==> flow/design.v <==
module alu #(
	parameter DATA_WIDTH = 32,
	parameter INST_WIDTH = 4
)(
	input                   i_clk,
	input                   i_rst_n,
	input  [DATA_WIDTH-1:0] i_data_a,
	input  [DATA_WIDTH-1:0] i_data_b,
	input  [INST_WIDTH-1:0] i_inst,
	input                   i_valid,
	output [DATA_WIDTH-1:0] o_data,
	output                  o_overflow,
	output                  o_valid
);
	reg [DATA_WIDTH - 1:0] o_data_r, o_data_w;
	reg o_overflow_r, o_overflow_w;
	reg o_valid_r, o_valid_w;
	reg [2 * DATA_WIDTH - 1:0] o_mul_temp;
	integer i;
	assign o_data = o_data_r;
	assign o_overflow = o_overflow_r;
	assign o_valid = o_valid_r;
	always @(*) begin
		if (i_valid) begin
			case (i_inst)
				4'd0: begin
					o_data_w = i_data_a + i_data_b;
					if (i_data_a[DATA_WIDTH - 1] && i_data_b[DATA_WIDTH - 1] && ~o_data_w[DATA_WIDTH - 1]) begin
						o_overflow_w = 1;
					end
					else if (~i_data_a[DATA_WIDTH - 1] && ~i_data_b[DATA_WIDTH - 1] && o_data_w[DATA_WIDTH - 1]) begin
						o_overflow_w = 1;
					end
					else begin
						o_overflow_w = 0;
					end
					o_valid_w = 1;
				end
				4'd1: begin
					o_data_w = i_data_a - i_data_b;
					if (~i_data_a[DATA_WIDTH - 1] && i_data_b[DATA_WIDTH - 1] && o_data_w[DATA_WIDTH - 1]) begin
						o_overflow_w = 1;
					end
					else if (i_data_a[DATA_WIDTH - 1] && ~i_data_b[DATA_WIDTH - 1] && ~o_data_w[DATA_WIDTH - 1]) begin
						o_overflow_w = 1;
					end
					else begin
						o_overflow_w = 0;
					end
					o_valid_w = 1;
				end
				4'd2: begin
					o_data_w = i_data_a * i_data_b;
					if ((i_data_a[DATA_WIDTH - 1] == i_data_b[DATA_WIDTH - 1]) && o_data_w[DATA_WIDTH - 1]) begin
						o_overflow_w = 1;
					end
					else if ((i_data_a[DATA_WIDTH - 1] != i_data_b[DATA_WIDTH - 1]) && ~o_data_w[DATA_WIDTH - 1]) begin
						o_overflow_w = 1;
					end
					else begin
						o_overflow_w = 0;
					end
					o_valid_w = 1;
				end
				4'd3: begin
					if (~i_data_a[DATA_WIDTH - 1] && i_data_b[DATA_WIDTH - 1]) begin
						o_data_w = i_data_a;
					end
					else if (i_data_a[DATA_WIDTH - 1] && ~i_data_b[DATA_WIDTH - 1]) begin
						o_data_w = i_data_b;
					end
					else if (i_data_a > i_data_b) begin
						o_data_w = i_data_a;
					end
					else begin
						o_data_w = i_data_b;
					end
					o_overflow_w = 0;
					o_valid_w = 1;
				end
				4'd4: begin
					if (~i_data_a[DATA_WIDTH - 1] && i_data_b[DATA_WIDTH - 1]) begin
						o_data_w = i_data_b;
					end
					else if (i_data_a[DATA_WIDTH - 1] && ~i_data_b[DATA_WIDTH - 1]) begin
						o_data_w = i_data_a;
					end
					else if (i_data_a < i_data_b) begin
						o_data_w = i_data_a;
					end
					else begin
						o_data_w = i_data_b;
					end
					o_overflow_w = 0;
					o_valid_w = 1;
				end
				4'd5: begin
					{o_overflow_w, o_data_w} = i_data_a + i_data_b;
					o_valid_w = 1;
				end
				4'd6: begin
					o_data_w = i_data_a - i_data_b;
					if (i_data_a < i_data_b) begin
						o_overflow_w = 1;
					end
					else begin
						o_overflow_w = 0;
					end
					o_valid_w = 1;
				end
				4'd7: begin
					o_mul_temp = i_data_a * i_data_b;
					o_overflow_w = 0;
					for (i = DATA_WIDTH; i < 2 * DATA_WIDTH; i = i + 1) begin
						if (o_mul_temp[i]) begin
							o_overflow_w = 1;
						end
					end
					o_data_w = o_mul_temp[DATA_WIDTH - 1:0];
					o_valid_w = 1;
				end
				4'd8: begin
					if (i_data_a > i_data_b) begin
						o_data_w = i_data_a;
					end
					else begin
						o_data_w = i_data_b;
					end
					o_overflow_w = 0;
					o_valid_w = 1;
				end
				4'd9: begin
					if (i_data_a < i_data_b) begin
						o_data_w = i_data_a;
					end
					else begin
						o_data_w = i_data_b;
					end
					o_overflow_w = 0;
					o_valid_w = 1;
				end
				4'd10: begin
					o_data_w = i_data_a & i_data_b;
					o_overflow_w = 0;
					o_valid_w = 1;
				end
				4'd11: begin
					o_data_w = i_data_a | i_data_b;
					o_overflow_w = 0;
					o_valid_w = 1;
				end
				4'd12: begin
					o_data_w = (i_data_a & ~i_data_b) | (~i_data_a & i_data_b);
					o_overflow_w = 0;
					o_valid_w = 1;
				end
				4'd13: begin
					o_data_w = ~i_data_a;
					o_overflow_w = 0;
					o_valid_w = 1;
				end
				4'd14: begin
					for (i = 0; i < DATA_WIDTH; i = i + 1) begin
						o_data_w[i] = i_data_a[DATA_WIDTH - 1 - i];
					end
					o_overflow_w = 0;
					o_valid_w = 1;
				end
				default: begin
					o_overflow_w = 0;
					o_data_w = 0;
					o_valid_w = 1;
				end
			endcase
		end
		else begin
			o_overflow_w = 0;
			o_data_w = 0;
			o_valid_w = 0;
		end
	end
	always @(posedge i_clk or negedge i_rst_n) begin
		if (~i_rst_n) begin
			o_data_r <= 0;
			o_overflow_r <= 0;
			o_valid_r <= 0;
		end
		else begin
			o_data_r <= o_data_w;
			o_overflow_r <= o_overflow_w;
			o_valid_r <= o_valid_w;
		end
	end
endmodule
# From RTL to reports: alu

Tool output for the design above, in the order of the flow.
Line numbers count from 1 in the design file above.
Operators: Yosys type, input widths -> output width; for muxes data width and select width s.
Cell names lack the library's common part.
A cell with -- has no value.

Top module: alu
Clock port: i_clk
Cell library: sky130hd
Corner: tt_025C_1v80

# After elaboration

Yosys after proc, flatten, opt, wreduce and memory -nomap, before mapping. Enables and synchronous resets that opt folds into registers are not counted as muxes. Memory bits, and registers merged into a memory's read port (data or address), are not among the register bits. Print and check cells are not counted.

Output and inout port bits: 34
Word-level cells: 131
Flip-flop bits (word level): 34

$mul: 2
$add $sub $neg: 3
Equal/unequal tests: 16
Reductions and logical operators: 12
$lt $le $gt $ge: 2
Bitwise gates (word level): 12
Mux-type cells: 81

Operators with widths:

| cell               | count |
| $mul 32x32->64     | 1 |
| $mul 32x32->32     | 1 |
| $pmux 1 s14        | 32 |
| $mux 32            | 7 |
| $and 32x32->32     | 3 |
| $or 32x32->32      | 2 |
| $not 32->32        | 2 |
| $mux 1             | 41 |
| $add 32x32->33     | 1 |
| $add 32x32->32     | 1 |
| $sub 32x32->32     | 1 |
| $gt 32x32->1       | 1 |
| $lt 32x32->1       | 1 |
| $eq 4x4->1 const B | 7 |
| $eq 4x3->1 const B | 4 |
| $logic_and 1x1->1  | 10 |
| $eq 4x2->1 const B | 2 |
| $pmux 1 s6         | 1 |
| $not 1->1          | 5 |
| $eq 4x1->1 const B | 1 |
| $logic_not 4->1    | 1 |
| $reduce_or 2->1    | 1 |
| $eq 1x1->1         | 1 |
| $ne 1x1->1         | 1 |

# Logic depth

Yosys ltp: most cells in a row. Word level: on the elaborated netlist, between registers, memories and ports. Mapped: between sequential cells and ports; inverters and the memories' decode and read muxes count.

Depth after elaboration: 35
ABC_AREA: 0
Gate-level depth with buffers: 36
Mapped depth without buffers: 32

# Mapped cells and area

Yosys stat after the flow's synthesis: flattened, memories mapped to cells. It holds for the ABC_AREA given above (unset counts as 0); a run with the other value may have another netlist.

Flip-flops: 34
Mapped cells: 4961
Cell area after synthesis: 40106.0 sq um
Buffer cells: 318

Cells by type:

| type     | count | total area (sq um) |
| fa_1     | 898   | 1.8E+04 |
| ha_1     | 361   | 4.52E+03 |
| inv_1    | 967   | 3.63E+03 |
| nor2_1   | 929   | 3.49E+03 |
| nand2_1  | 390   | 1.46E+03 |
| a21oi_1  | 222   | 1.11E+03 |
| clkbuf_1 | 249   | 934.646 |
| dfrtp_1  | 34    | 850.816 |
| o21ai_0  | 159   | 795.763 |
| o221ai_1 | 43    | 376.611 |
| xnor2_1  | 39    | 341.578 |
| buf_1    | 61    | 228.97 |
| a221oi_1 | 25    | 218.96 |
| a211oi_1 | 29    | 217.709 |
| a21o_1   | 28    | 210.202 |
| xor2_1   | 24    | 210.202 |
| o31ai_1  | 27    | 202.694 |
| a31oi_1  | 30    | 187.68 |

Other cell types: 61; their cells: 446.

# Worst setup path after synthesis

OpenSTA on the mapped netlist: ideal clock, no wires. The path of least setup slack (recovery checks aside). Input and output delay are each 20% of the period. Register names are those of the netlist, which keeps one name where synthesis merged equal registers.

Path kind: input port to flip-flop
From: input port i_data_b[11]
To: register o_overflow_r
Path buffers: 3
Data required time: 11871 ps
Library setup time: 129 ps
Arrival: 10240 ps
Stages: 28
Setup slack: 1631 ps
Clock period: 12000 ps
Path delay: 7969 ps
Synthesis period reached: 10369 ps

"path delay" = arrival - input delay + setup time.
"stages": output pins that drive a net of the path, with the launching flip-flop's if there is one; two outputs of one cell count as two.
"synthesis period reached" is the clock period less the worst setup slack; recovery checks do not enter. This is arithmetic on one report: input and output delays are still those of the set period (20% each).
Between the ends stands the longest chain of elaborated cells between them, by number of cells; it is not shown to be the way that was timed. Of several equally long chains one is given.
Each line given opens the expression or statement behind the cell; cells for indexed reads and writes are added by Yosys, which also makes memories of some case tables.

Cell sequence: clkbuf_1 > inv_1 > clkbuf_1 > buf_1 > nor2_1 > fa_1 > inv_1 > fa_1 > fa_1 > fa_1 > fa_1 > inv_1 > fa_1 > fa_1 > fa_1 > ha_1 > nand2_1 > nor4_1 > inv_1 > or4_1 > o21ai_2 > a31o_4 > xor2_1 > or4_1 > nor4_1 > and4_1 > and4_1 > o22ai_1
Cells in the longest elaborated chain: 35
Elaborated cells on any way between the ends: 56
Those cells by class: add/sub: 3; mul: 2; compare: 1; mux: 41; logic: 3; reduce/logical: 6

RTL lines, path after synthesis:

| item                 | RTL line | RTL |
| start: declaration   | 8        | `input [DATA_WIDTH-1:0] i_data_b,` |
| $mul 32x32->64       | 112      | `o_mul_temp = i_data_a * i_data_b;` |
| $mux 1 (32 in a row) | 115      | `if (o_mul_temp[i]) begin` |
| $pmux 1 s6           | 25       | `case (i_inst)` |
| $mux 1               | 24       | `if (i_valid) begin` |
| end: assignment      | 185      | `o_overflow_r <= 0;` |
| end: assignment      | 190      | `o_overflow_r <= o_overflow_w;` |
| end: declaration     | 16       | `reg o_overflow_r, o_overflow_w;` |

# Worst path after layout

From the final timing report of stored run 3: the path of least setup slack in the routed layout; clock arrival at registers is part of the times.
The path's times are printed in steps of 10 ps; the period is the one set.

Path kind: input port to flip-flop
From: input port i_data_a[9]
To: register o_overflow_r
Data required time: 13040 ps
Clock period: 12900 ps
Arrival: 13380 ps
Setup slack: -330 ps
Library setup time: 140 ps
Stages: 28
Path buffers: 3

Between the ends stands the longest chain of elaborated cells between them, by number of cells; it is not shown to be the way that was timed. Of several equally long chains one is given.

Cell sequence: clkdlybuf4s50_1 > clkinvlp_4 > buf_4 > clkbuf_1 > nor2_1 > fa_1 > inv_1 > fa_1 > fa_1 > fa_1 > inv_1 > ha_1 > ha_1 > fa_1 > fa_1 > ha_1 > a211o_1 > nor3_1 > nor3b_2 > o22ai_4 > o21ai_2 > a31o_4 > xor2_1 > or4_1 > nor4_1 > and4_1 > and4_1 > o22ai_1
Cells in the longest elaborated chain: 35
Elaborated cells on any way between the ends: 56
Those cells by class: add/sub: 3; mul: 2; compare: 1; mux: 41; logic: 3; reduce/logical: 6

RTL lines, path post-layout:

| item                 | RTL line | RTL |
| start: declaration   | 7        | `input [DATA_WIDTH-1:0] i_data_a,` |
| $mul 32x32->64       | 112      | `o_mul_temp = i_data_a * i_data_b;` |
| $mux 1 (32 in a row) | 115      | `if (o_mul_temp[i]) begin` |
| $pmux 1 s6           | 25       | `case (i_inst)` |
| $mux 1               | 24       | `if (i_valid) begin` |
| end: assignment      | 185      | `o_overflow_r <= 0;` |
| end: assignment      | 190      | `o_overflow_r <= o_overflow_w;` |
| end: declaration     | 16       | `reg o_overflow_r, o_overflow_w;` |

--- measured runs ---
Below are 3 stored runs of the flow (Yosys, OpenROAD; platform sky130hd) on alu, each with its settings and what was measured, unordered. Constraints: input delay and output delay 20% of the set period each, output load 0.01 pF.
By "period reached" is meant the clock period of the run minus its worst setup slack. This is arithmetic on one report: input and output delays are still those of the set period (20% each).
"critical path time" is the time allowed to the run's worst setup path (the clock period less input and output delay, where it has them) less its slack. Clock arrival times count: a late capture clock shortens it, a late launch clock lengthens it.
"critical path time" is given in steps of 10 ps.
Among the settings, - means not set for that run.
Among the results, - means that no value is shown for the run.

| name                                    | stored run 1 | stored run 2 | stored run 3            |
| CELL_PAD_IN_SITES_GLOBAL_PLACEMENT      | 3            | 2            | 0                       |
| CORE_ASPECT_RATIO                       | 0.9          | 1.64         | -                       |
| CORE_MARGIN                             | 10           | 5            | 5                       |
| CORE_UTILIZATION                        | 55           | 65           | 64                      |
| CTS_CLUSTER_SIZE                        | 54           | -            | 95                      |
| MAX_ROUTING_LAYER                       | met4         | met4         | -                       |
| PLACE_DENSITY_LB_ADDON                  | 0.17         | 0.25         | 0.23                    |
| SETUP_SLACK_MARGIN                      | 0.34         | 0.56         | -                       |
| SLEW_MARGIN                             | 35           | 40           | 10                      |
| period_ns                               | 11.7         | 6.55         | 12.9                    |
| CAP_MARGIN                              | 20           | 20           | 0                       |
| ABC_AREA                                | -            | 1            | -                       |
| CELL_PAD_IN_SITES_DETAIL_PLACEMENT      | -            | 2            | -                       |
| CTS_CLUSTER_DIAMETER                    | -            | 144          | 342                     |
| MIN_ROUTING_LAYER                       | -            | met1         | -                       |
| GPL_TIMING_DRIVEN                       | -            | -            | 0                       |
| HOLD_SLACK_MARGIN                       | -            | -            | -0.08                   |
| TNS_END_PERCENT                         | -            | -            | 25                      |
| synthesized cell area (sq um)           | -            | -            | 40106.0                 |
| area of the die (sq um)                 | -            | -            | 67771.7                 |
| standard-cell area after layout (sq um) | -            | -            | 42936.2                 |
| utilization after routing               | -            | -            | 0.693                   |
| lowest setup slack (ps)                 | -            | -            | -333                    |
| summed negative setup slack (ps)        | -            | -            | -333                    |
| period reached (ps)                     | -            | -            | 13233                   |
| critical path time (ps)                 | -            | -            | 10650                   |
| critical path type                      | -            | -            | input port to flip-flop |

Stored run 1: incomplete, placement halted on FLW-0024
Stored run 2: incomplete, placement halted on FLW-0024
--- end ---
